==> flow/design.v <==
`timescale 1ns/1ps
module rotation #(
	parameter DSIZE		= 16
)(
	input				clock,
	input				rst_n,
	input [DSIZE-1:0]	idata,
	input [DSIZE-1:0]	comp,
	output[DSIZE-1:0]	odata,
	output				cmp_rel			 
);
reg [DSIZE-1:0]	data_reg;
always@(posedge clock,negedge rst_n)
	if(~rst_n)	data_reg	<= {DSIZE{1'b0}};
	else begin
		if(comp > idata)
				data_reg	<= idata;
		else	data_reg	<= idata - comp;
	end   
reg 			cmp_reg;
always@(posedge clock)
	cmp_reg		<= !(comp > idata);
assign	odata	= data_reg;
assign	cmp_rel	= cmp_reg;
endmodule
`timescale 1ns/1ps
module shift_add #(
	parameter	DSIZE	= 16,
	parameter	SNUM	= 0
)(
	input				clock	,
	input				en		,
	input [DSIZE-1:0]	X       ,
	input [DSIZE-1:0]	Y       ,
	output[DSIZE-1:0]	Z       
);
reg [DSIZE:0]		data;
always@(posedge clock)
	if(en)	data	<= X + (Y>>SNUM);
	else	data	<= X;
assign	Z = data[DSIZE]? {DSIZE{1'b1}} : data[DSIZE-1:0];
endmodule
`timescale 1ns/1ps
module shift_sub #(
	parameter	DSIZE	= 16,
	parameter	SNUM
)(
	input				clock	,
	input				en		,
	input [DSIZE-1:0]	X		,
	input [DSIZE-1:0]	Y		,
	output[DSIZE-1:0]	Z
);
reg [DSIZE:0]	data;
always@(posedge clock)
	if(en)	data	<= X - (Y>>SNUM);
	else	data	<= X;
assign	Z	= data[DSIZE]? {DSIZE{1'b0}} : data[DSIZE-1:0];
endmodule
`timescale 1ns/1ps
module collect_cos #(
	parameter		DSIZE	= 16,
	parameter		SEL		= 16
)(
	input				clock	,
	input				en		,
	input [DSIZE-1:0]	X		,
	output[DSIZE-1:0]	Y
);
localparam		CSIZE	= DSIZE;
localparam		COS_45_000		=  0.7071 * 2**CSIZE,      
                COS_26_565      =  0.8944 * 2**CSIZE,
                COS_14_036      =  0.9701 * 2**CSIZE,
                COS_7_1250      =  0.9923 * 2**CSIZE,
                COS_3_5763      =  0.9981 * 2**CSIZE,
                COS_1_7899      =  0.9995 * 2**CSIZE,
                COS_0_8952      =  0.9999 * 2**CSIZE,
                COS_0_4476      =  1.0000 * 2**CSIZE,
                COS_0_2238      =  1.0000 * 2**CSIZE,
                COS_0_1119      =  1.0000 * 2**CSIZE,
                COS_0_0560      =  1.0000 * 2**CSIZE,
                COS_0_0280      =  1.0000 * 2**CSIZE,
                COS_0_0140      =  1.0000 * 2**CSIZE,
                COS_0_0070      =  1.0000 * 2**CSIZE,
                COS_0_0035      =  1.0000 * 2**CSIZE,
                COS_0_0017      =  1.0000 * 2**CSIZE,
	            COS_0_0009	    =  1.0000 * 2**CSIZE;
wire [CSIZE:0]	cos_cf [16:0]	;
assign	cos_cf[ 0]	= COS_45_000		;
assign	cos_cf[ 1]	= COS_26_565		;
assign	cos_cf[ 2]	= COS_14_036		;
assign	cos_cf[ 3]	= COS_7_1250		;
assign	cos_cf[ 4]	= COS_3_5763		;
assign	cos_cf[ 5]	= COS_1_7899		;
assign	cos_cf[ 6]	= COS_0_8952		;
assign	cos_cf[ 7]	= COS_0_4476		;
assign	cos_cf[ 8]	= COS_0_2238		;
assign	cos_cf[ 9]	= COS_0_1119		;
assign	cos_cf[10]	= COS_0_0560		;
assign	cos_cf[11]	= COS_0_0280		;
assign	cos_cf[12]	= COS_0_0140		;
assign	cos_cf[13]	= COS_0_0070		;
assign	cos_cf[14]	= COS_0_0035		;
assign	cos_cf[15]	= COS_0_0017		;
assign	cos_cf[16]	= COS_0_0009		;
localparam [4:0]	SM = (SEL > 16)? 16 : SEL; 
reg [DSIZE+CSIZE-1:0]		mul_data;
always@(posedge clock)
	case(SM)
	5'd0	: mul_data	<= en? X * cos_cf[ 0]	: X << CSIZE ;
	5'd1    : mul_data	<= en? X * cos_cf[ 1]   : X << CSIZE ;
    5'd2    : mul_data	<= en? X * cos_cf[ 2]   : X << CSIZE ;
    5'd3    : mul_data	<= en? X * cos_cf[ 3]   : X << CSIZE ;
    5'd4    : mul_data	<= en? X * cos_cf[ 4]   : X << CSIZE ;
    5'd5    : mul_data	<= en? X * cos_cf[ 5]   : X << CSIZE ;
    5'd6    : mul_data	<= en? X * cos_cf[ 6]   : X << CSIZE ;
    5'd7    : mul_data	<= en? X * cos_cf[ 7]   : X << CSIZE ;
    5'd8    : mul_data	<= en? X * cos_cf[ 8]   : X << CSIZE ;
    5'd9    : mul_data	<= en? X * cos_cf[ 9]   : X << CSIZE ;
    5'd10   : mul_data	<= en? X * cos_cf[10]   : X << CSIZE ;
    5'd11   : mul_data	<= en? X * cos_cf[11]   : X << CSIZE ;
    5'd12   : mul_data	<= en? X * cos_cf[12]   : X << CSIZE ;
    5'd13   : mul_data	<= en? X * cos_cf[13]   : X << CSIZE ;
    5'd14   : mul_data	<= en? X * cos_cf[14]   : X << CSIZE ;
	5'd15   : mul_data	<= en? X * cos_cf[15]   : X << CSIZE ;
	5'd16   : mul_data	<= en? X * cos_cf[16]   : X << CSIZE ;  
	default : mul_data	<= X << DSIZE;
	endcase
assign	Y = mul_data[CSIZE+DSIZE-1-:DSIZE];
endmodule
`timescale 1ns/1ps
module sin_cos #(
	parameter	ASIZE	=	16,
	parameter	DSIZE	= 	16,
	parameter	RNUM	= 	16
)(
	input				clock 	,
	input [ASIZE-1:0]	angle   ,
	output[DSIZE-1:0]	cos		,
	output[DSIZE-1:0]	sin		
);
localparam	RSIZE	= (RNUM > 16)? 16 : RNUM;
localparam		Angle_45		= 45*2**     (1*ASIZE)	/90,			 
				Angle_26		= 26.5651*2**(1*ASIZE)	/90,       
				Angle_14		= 14.0362*2**(1*ASIZE)	/90,       
				Angle_7			= 7.1250*2** (1*ASIZE)	/90,        
				Angle_3			= 3.5763*2** (1*ASIZE)	/90,        
				Angle_1_7899	= 1.7899*2** (1*ASIZE)	/90,        
				Angle_0_8952	= 0.8952*2** (1*ASIZE)	/90,        
				Angle_0_4476	= 0.4476*2** (1*ASIZE)	/90,        
				Angle_0_2238	= 0.2238*2** (1*ASIZE)	/90,        
				Angle_0_1119	= 0.1119*2** (1*ASIZE)	/90,
				Angle_0_0560	= 0.0560*2** (1*ASIZE)	/90,
				Angle_0_0280	= 0.0280*2** (1*ASIZE)	/90,    	
                Angle_0_0140    = 0.0140*2** (1*ASIZE)	/90,
                Angle_0_0070    = 0.0070*2** (1*ASIZE)	/90,
                Angle_0_0035    = 0.0035*2** (1*ASIZE)	/90,
                Angle_0_0017    = 0.0017*2** (1*ASIZE)	/90,
                Angle_0_0009    = 0.0009*2** (1*ASIZE)	/90;
wire [ASIZE-1:0]	ANGLE [16:0];
assign	ANGLE [ 0]	= Angle_45				;    
assign	ANGLE [ 1]	= Angle_26	            ;
assign	ANGLE [ 2]	= Angle_14	            ;
assign	ANGLE [ 3]	= Angle_7		        ;
assign	ANGLE [ 4]	= Angle_3		        ;
assign	ANGLE [ 5]	= Angle_1_7899          ;
assign	ANGLE [ 6]	= Angle_0_8952          ;
assign	ANGLE [ 7]	= Angle_0_4476          ;
assign	ANGLE [ 8]	= Angle_0_2238          ;
assign	ANGLE [ 9]	= Angle_0_1119          ;
assign	ANGLE [10]	= Angle_0_0560          ;
assign	ANGLE [11]	= Angle_0_0280          ;
assign	ANGLE [12]	= Angle_0_0140          ;
assign	ANGLE [13]	= Angle_0_0070          ;
assign	ANGLE [14]	= Angle_0_0035          ;
assign	ANGLE [15]	= Angle_0_0017          ;
assign	ANGLE [16]	= Angle_0_0009          ;
wire[ASIZE-1:0]		angle_value	[RSIZE-1:0];
wire[ASIZE-1:0]		angle_rotate_result [RSIZE-1:0];	 
reg [RSIZE-1:0]		rotation_occure;
wire[RSIZE-1:0]		shift_en;			
assign	angle_value[0] = angle;
genvar II;
generate
for(II=0;II<RSIZE;II=II+1)begin:LOOP_BLOCK
rotation #(
	.DSIZE			(ASIZE)
)rotation_inst(
	.clock			(clock						),
	.rst_n          (1'b1						),
	.idata          (angle_value[II]			),
	.comp           (ANGLE[II]					),
	.odata          (angle_rotate_result[II]	),
	.cmp_rel		(shift_en[II]				)
);
if(II != (RSIZE-1))begin
assign	angle_value[II+1]	= angle_rotate_result[II];
end
end
endgenerate
wire[DSIZE:0]	xcoords_value 	[RSIZE-1:0];
wire[DSIZE:0]	ycoords_value	[RSIZE-1:0];
wire[DSIZE:0]	x_shift_result [RSIZE-1:0];
wire[DSIZE:0]	y_shift_result [RSIZE-1:0];
assign	xcoords_value[0]	= 1'b1<<DSIZE;
assign	ycoords_value[0]	= {DSIZE{1'b0}};
generate
for (II = 0;II<RSIZE;II=II+1)begin:SHIFT_BLOCK
shift_sub #(
	.DSIZE		(DSIZE+1		),
	.SNUM 		(II				)
)shift_sub_inst(
	.clock		(clock					),
	.en			(shift_en[II]           ),
	.X			(xcoords_value[II]          ),
	.Y			(ycoords_value[II]          ),
	.Z      	(x_shift_result[II]   )
);
shift_add #(
	.DSIZE		(DSIZE+1		),
	.SNUM 		(II				)
)shift_add_inst(
	.clock		(clock					),
	.en			(shift_en[II]           ),
	.X			(ycoords_value[II]          ),
	.Y			(xcoords_value[II]          ),
	.Z      	(y_shift_result[II]   )
);
if(II != (RSIZE-1))begin
assign	ycoords_value[II+1] = y_shift_result[II];
assign	xcoords_value[II+1]	= x_shift_result[II];
end
end
endgenerate
wire[DSIZE-1:0]		cos_coeff [RSIZE-1:0];
wire[DSIZE-1:0]		cos_coeff_result [RSIZE-1:0];
assign	cos_coeff[0]	= {DSIZE{1'b1}};
generate
for(II=0;II<RSIZE;II=II+1)begin:COS_COEFF_BLOCK
collect_cos #(
	.DSIZE			(DSIZE		),
	.SEL			(II			)
)collect_cos_inst(
	.clock			(clock					),
	.en				(shift_en[II]           ),
	.X				(cos_coeff[II]          ),
	.Y      		(cos_coeff_result[II]   )
);
if(II != (RSIZE-1))begin
assign	 cos_coeff[II+1] = cos_coeff_result[II];
end
end
endgenerate
reg [DSIZE+DSIZE:0]		X_reg,Y_reg;
always@(posedge clock)begin
	X_reg	<=  cos_coeff_result[RSIZE-1][DSIZE-1:0] *  x_shift_result[RSIZE-1][DSIZE-:(DSIZE+1)]; 
	Y_reg	<=  cos_coeff_result[RSIZE-1][DSIZE-1:0] *  y_shift_result[RSIZE-1][DSIZE-:(DSIZE+1)]; 
end
assign	cos	= X_reg[DSIZE+DSIZE-1-:DSIZE];
assign	sin	= Y_reg[DSIZE+DSIZE-1-:DSIZE];
endmodule
# Reports on sin_cos
# What the tools print for sin_cos, step after step.
# Line numbers count from 1 in the design file above.
# Operators carry their Yosys type and port widths (W data, S select, Z words).
# Cell names lack the library's common part.
inputs:
  top_module: "sin_cos"
  clk_port: "clock"
  lib: "sky130hd"
  lib_corner: "tt_025C_1v80"

# Word-level counts
# Source: Yosys, flattened and elaborated. Widths are those after wreduce. Registers that Yosys merges into a memory's read port (data or address) are not register bits. Print and check cells do not count. Equal cells are merged and count once.
bits:
  clocked_rd_ports_x_width: 0
  wordCells: 278
  memories: 0
  latch_bits: 0
  romBits: 0
  regBits: 1152
  output_inout_bits: 32
  mem_bits_rw: 0
  in_bits: 17
op_classes:
  n_mux: 83
  multipliers: 8
  n_shift: 0
  n_div: 0
  n_addsub: 45
  n_cmp: 16
  reduce_logical: 16
  bitwise: 0
  equal: 0
ops:
  columns: ["cell", "n"]
  rows:
  - ["$mul A16 B16 Y32 const B", 5]
  - ["$mux W17", 61]
  - ["$mul A16 B17 Y32", 2]
  - ["$mul A16 B13 Y29 const B", 1]
  - ["$mux W16", 15]
  - ["$mux W32", 6]
  - ["$mux W31", 1]
  - ["$add A17 B10 Y18", 1]
  - ["$sub A17 B10 Y18", 1]
  - ["$add A17 B11 Y18", 1]
  - ["$sub A17 B11 Y18", 1]
  - ["$add A17 B12 Y18", 1]
  - ["$sub A17 B12 Y18", 1]
  - ["$add A17 B13 Y18", 1]
  - ["$sub A17 B13 Y18", 1]
  - ["$add A17 B14 Y18", 1]
  - ["$sub A17 B14 Y18", 1]
  - ["$add A17 B15 Y18", 1]
  - ["$sub A17 B15 Y18", 1]
  - ["$sub A17 B16 Y18 const A", 1]
  - ["$add A17 B16 Y18 const B", 1]
  - ["$add A17 B2 Y18", 1]
  - ["$sub A17 B2 Y18", 1]
  - ["$add A17 B3 Y18", 1]
  - ["$sub A17 B3 Y18", 1]
  - ["$add A17 B4 Y18", 1]
  - ["$sub A17 B4 Y18", 1]
  - ["$add A17 B5 Y18", 1]
# Not listed: further kinds 41, cells in them 56.

# Logic depth
# Depth = most cells in a row (Yosys ltp): at word level without a register or memory, in the mapped netlist without a sequential cell, where the memories' decode and read muxes count.
logic_depth:
  word_depth: 3
  ABC_AREA: 1
  mapped_depth: 28
  depth_no_buf: 26

# After synthesis
# Yosys stat after the flow's synthesis: flattened, memories mapped to cells. It holds for the ABC_AREA given above (unset counts as 0); a run with the other value may have another netlist.
# Totals and module areas in this step are rounded.
types:
  columns: ["cell", "n"]
  rows:
  - ["dfxtp_1", 970]
  - ["fa_1", 919]
  - ["ha_1", 916]
  - ["nand2_1", 2501]
  - ["inv_1", 2335]
  - ["nor2_1", 1086]
  - ["xor2_1", 290]
  - ["nand3_1", 486]
  - ["a21oi_1", 353]
  - ["o21ai_0", 305]
  - ["xnor2_1", 119]
  - ["nand4_1", 126]
  - ["or2_2", 86]
  - ["nor3_1", 105]
  - ["clkbuf_1", 108]
  - ["o21bai_1", 40]
  - ["nand3b_1", 31]
  - ["nor2_2", 37]
# Not listed: further types 48, cells in them 400.
mapped:
  ffs: 970
  seqArea_um2: 19400
  synth_area_um2: 86600
  cell_count: 11213
  n_buf: 172

# Timing after synthesis
# OpenSTA on the mapped netlist: ideal clock, no wires. The path of least setup slack (recovery checks aside). Input and output delay are each 20% of the period. Register names are those of the netlist, which keeps one name where synthesis merged equal registers.
synth_path:
  path_type: "flip-flop to flip-flop"
  from: "register SHIFT_BLOCK[15].shift_add_inst.data[17]"
  to: "register Y_reg[25]"
  t_first_pin_ns: 0.000
  driving_pins: 23
  t_arrival_ns: 5.399
  t_required_ns: 6.388
  path_buffers: 2
  clock_period_ns: 6.5
  path_slack_ns: 0.988
  path_delay_ns: 5.511
  synth_period_reached_ns: 5.512
# "path_delay_ns" = arrival - input delay + setup time.
# "driving_pins" counts driving pins, that of a launching flip-flop among them; a cell with two outputs on the path counts twice.
# "synth_period_reached_ns" is the clock period less the worst setup slack; recovery checks do not enter. This is arithmetic on one report: input and output delays are still those of the set period (20% each).
# Between the ends stands the longest chain of elaborated cells between them, by number of cells; it is not shown to be the way that was timed. Of several equally long chains one is given.
# Each line given opens the expression or statement behind the cell; cells for indexed reads and writes are added by Yosys, which also makes memories of some case tables.
synth_between:
  cell_sequence: "dfxtp_1 buf_6 buf_2 nor2_1 clkinv_1 nand2_1 fa_1 fa_1 inv_1 fa_1 fa_1 fa_1 inv_1 fa_1 inv_1 ha_1 a21oi_1 o21ai_0 a21oi_1 a21boi_0 nand2_1 nand2_1 nand2_1"
  elab_chain_cells: 2
synth_rtl:
  columns: ["element", "line", "text"]
  rows:
  - ["start, declared", 37, "reg [DSIZE:0] data;"]
  - ["start, assigned", 39, "if(en) data <= X + (Y>>SNUM);"]
  - ["start, assigned", 40, "else data <= X;"]
  - ["$mux W17", 41, "assign Z = data[DSIZE]? {DSIZE{1'b1}} : data[DSIZE-1:0];"]
  - ["$mul A16 B17 Y32", 257, "Y_reg <= cos_coeff_result[RSIZE-1][DSIZE-1:0] * y_shift_result[RSIZE-1][DSIZE-:(DSIZE+1)];"]
  - ["end, assigned", 257, null]

# Timing after layout
# Path of least setup slack in the final report of entry A (OpenROAD, finished layout, wires in). Where an end is a register, its clock arrival counts in the times.
layout_path:
  path_type: "flip-flop to flip-flop"
  from: "register SHIFT_BLOCK[15].shift_add_inst.data[17]"
  to: "register Y_reg[16]"
  t_first_pin_ns: 0.88
  clock_period_ns: 6.5
  driving_pins: 23
  t_required_ns: 7.16
  path_slack_ns: 0.88
  t_arrival_ns: 6.28
  path_buffers: 3
# Between the ends stands the longest chain of elaborated cells between them, by number of cells; it is not shown to be the way that was timed. Of several equally long chains one is given.
layout_between:
  cell_sequence: "dfxtp_4 buf_8 buf_6 or2_4 nand2_4 fa_1 fa_1 inv_1 fa_1 fa_2 fa_1 inv_1 fa_1 inv_2 ha_4 nand2_4 nor2_4 inv_4 nor3_4 nand2_1 nand2_2 buf_4 xor2_1"
  elab_chain_cells: 2
layout_rtl:
  columns: ["element", "line", "text"]
  rows:
  - ["start, declared", 37, "reg [DSIZE:0] data;"]
  - ["start, assigned", 39, "if(en) data <= X + (Y>>SNUM);"]
  - ["start, assigned", 40, "else data <= X;"]
  - ["$mux W17", 41, "assign Z = data[DSIZE]? {DSIZE{1'b1}} : data[DSIZE-1:0];"]
  - ["$mul A16 B17 Y32", 257, "Y_reg <= cos_coeff_result[RSIZE-1][DSIZE-1:0] * y_shift_result[RSIZE-1][DSIZE-:(DSIZE+1)];"]
  - ["end, assigned", 257, null]

# Below are 3 stored runs of the flow (Yosys, OpenROAD; platform sky130hd) on sin_cos, each with its settings and what was measured, unordered. Constraints: input delay and output delay 20% of the set period each, output load 0.01 pF.
# By "clock_period_reached_ns" is meant the clock period of the run minus its worst setup slack. This is arithmetic on one report: input and output delays are still those of the set period (20% each).
# By "worst_path_allowed_less_slack_ns" is meant the share of the clock period that the worst setup path is allowed (20% is reserved at inputs, 20% at outputs), minus its slack. Clock arrival times at its registers enter into it.
# Measured values are rounded.
runs:
  - name: "entry A"
    settings:
      ABC_AREA: 1
      CAP_MARGIN: 10
      CORE_ASPECT_RATIO: 0.74
      CTS_CLUSTER_DIAMETER: 27
      CTS_CLUSTER_SIZE: 19
      GPL_ROUTABILITY_DRIVEN: 1
      HOLD_SLACK_MARGIN: -0.01
      SETUP_SLACK_MARGIN: 0.85
      SLEW_MARGIN: 40
      TNS_END_PERCENT: 70
      period_ns: 6.5
      CORE_MARGIN: 2
      CORE_UTILIZATION: 40
    results:
      util_frac: 0.469
      worst_path_allowed_less_slack_ns: 5.62
      timing.worst_path_kind: "flip-flop to flip-flop"
      finish.stdcell_area_um2: 101000
      setupTns_ns: 0.000
      holdWs_ns: 0.245
      clock_period_reached_ns: 5.623
      yosys.chip_area_um2: 86600
      die_um2: 220000
      ws_setup_ns: 0.877
  - name: "entry B"
    settings:
      CORE_UTILIZATION: 40
      SETUP_SLACK_MARGIN: 0.04
      period_ns: 6.3
      CAP_MARGIN: 20
      CORE_MARGIN: 2
      SLEW_MARGIN: 20
    results:
      holdWs_ns: 0.270
      setupTns_ns: 0.000
      clock_period_reached_ns: 6.180
      util_frac: 0.451
      die_um2: 201000
      yosys.chip_area_um2: 79100
      worst_path_allowed_less_slack_ns: 6.18
      timing.worst_path_kind: "flip-flop to flip-flop"
      finish.stdcell_area_um2: 88800
      ws_setup_ns: 0.120
  - name: "entry C"
    settings:
      ABC_AREA: 1
      CORE_ASPECT_RATIO: 0.62
      CTS_CLUSTER_DIAMETER: 27
      GPL_ROUTABILITY_DRIVEN: 1
      HOLD_SLACK_MARGIN: -0.01
      SLEW_MARGIN: 40
      period_ns: 6.5
      CAP_MARGIN: 20
      CORE_MARGIN: 2
      CORE_UTILIZATION: 40
    results:
      finish.stdcell_area_um2: 97400
      holdWs_ns: 0.300
      clock_period_reached_ns: 6.180
      worst_path_allowed_less_slack_ns: 6.18
      timing.worst_path_kind: "flip-flop to flip-flop"
      util_frac: 0.452
      die_um2: 220000
      ws_setup_ns: 0.320
      yosys.chip_area_um2: 86600
      setupTns_ns: 0.000
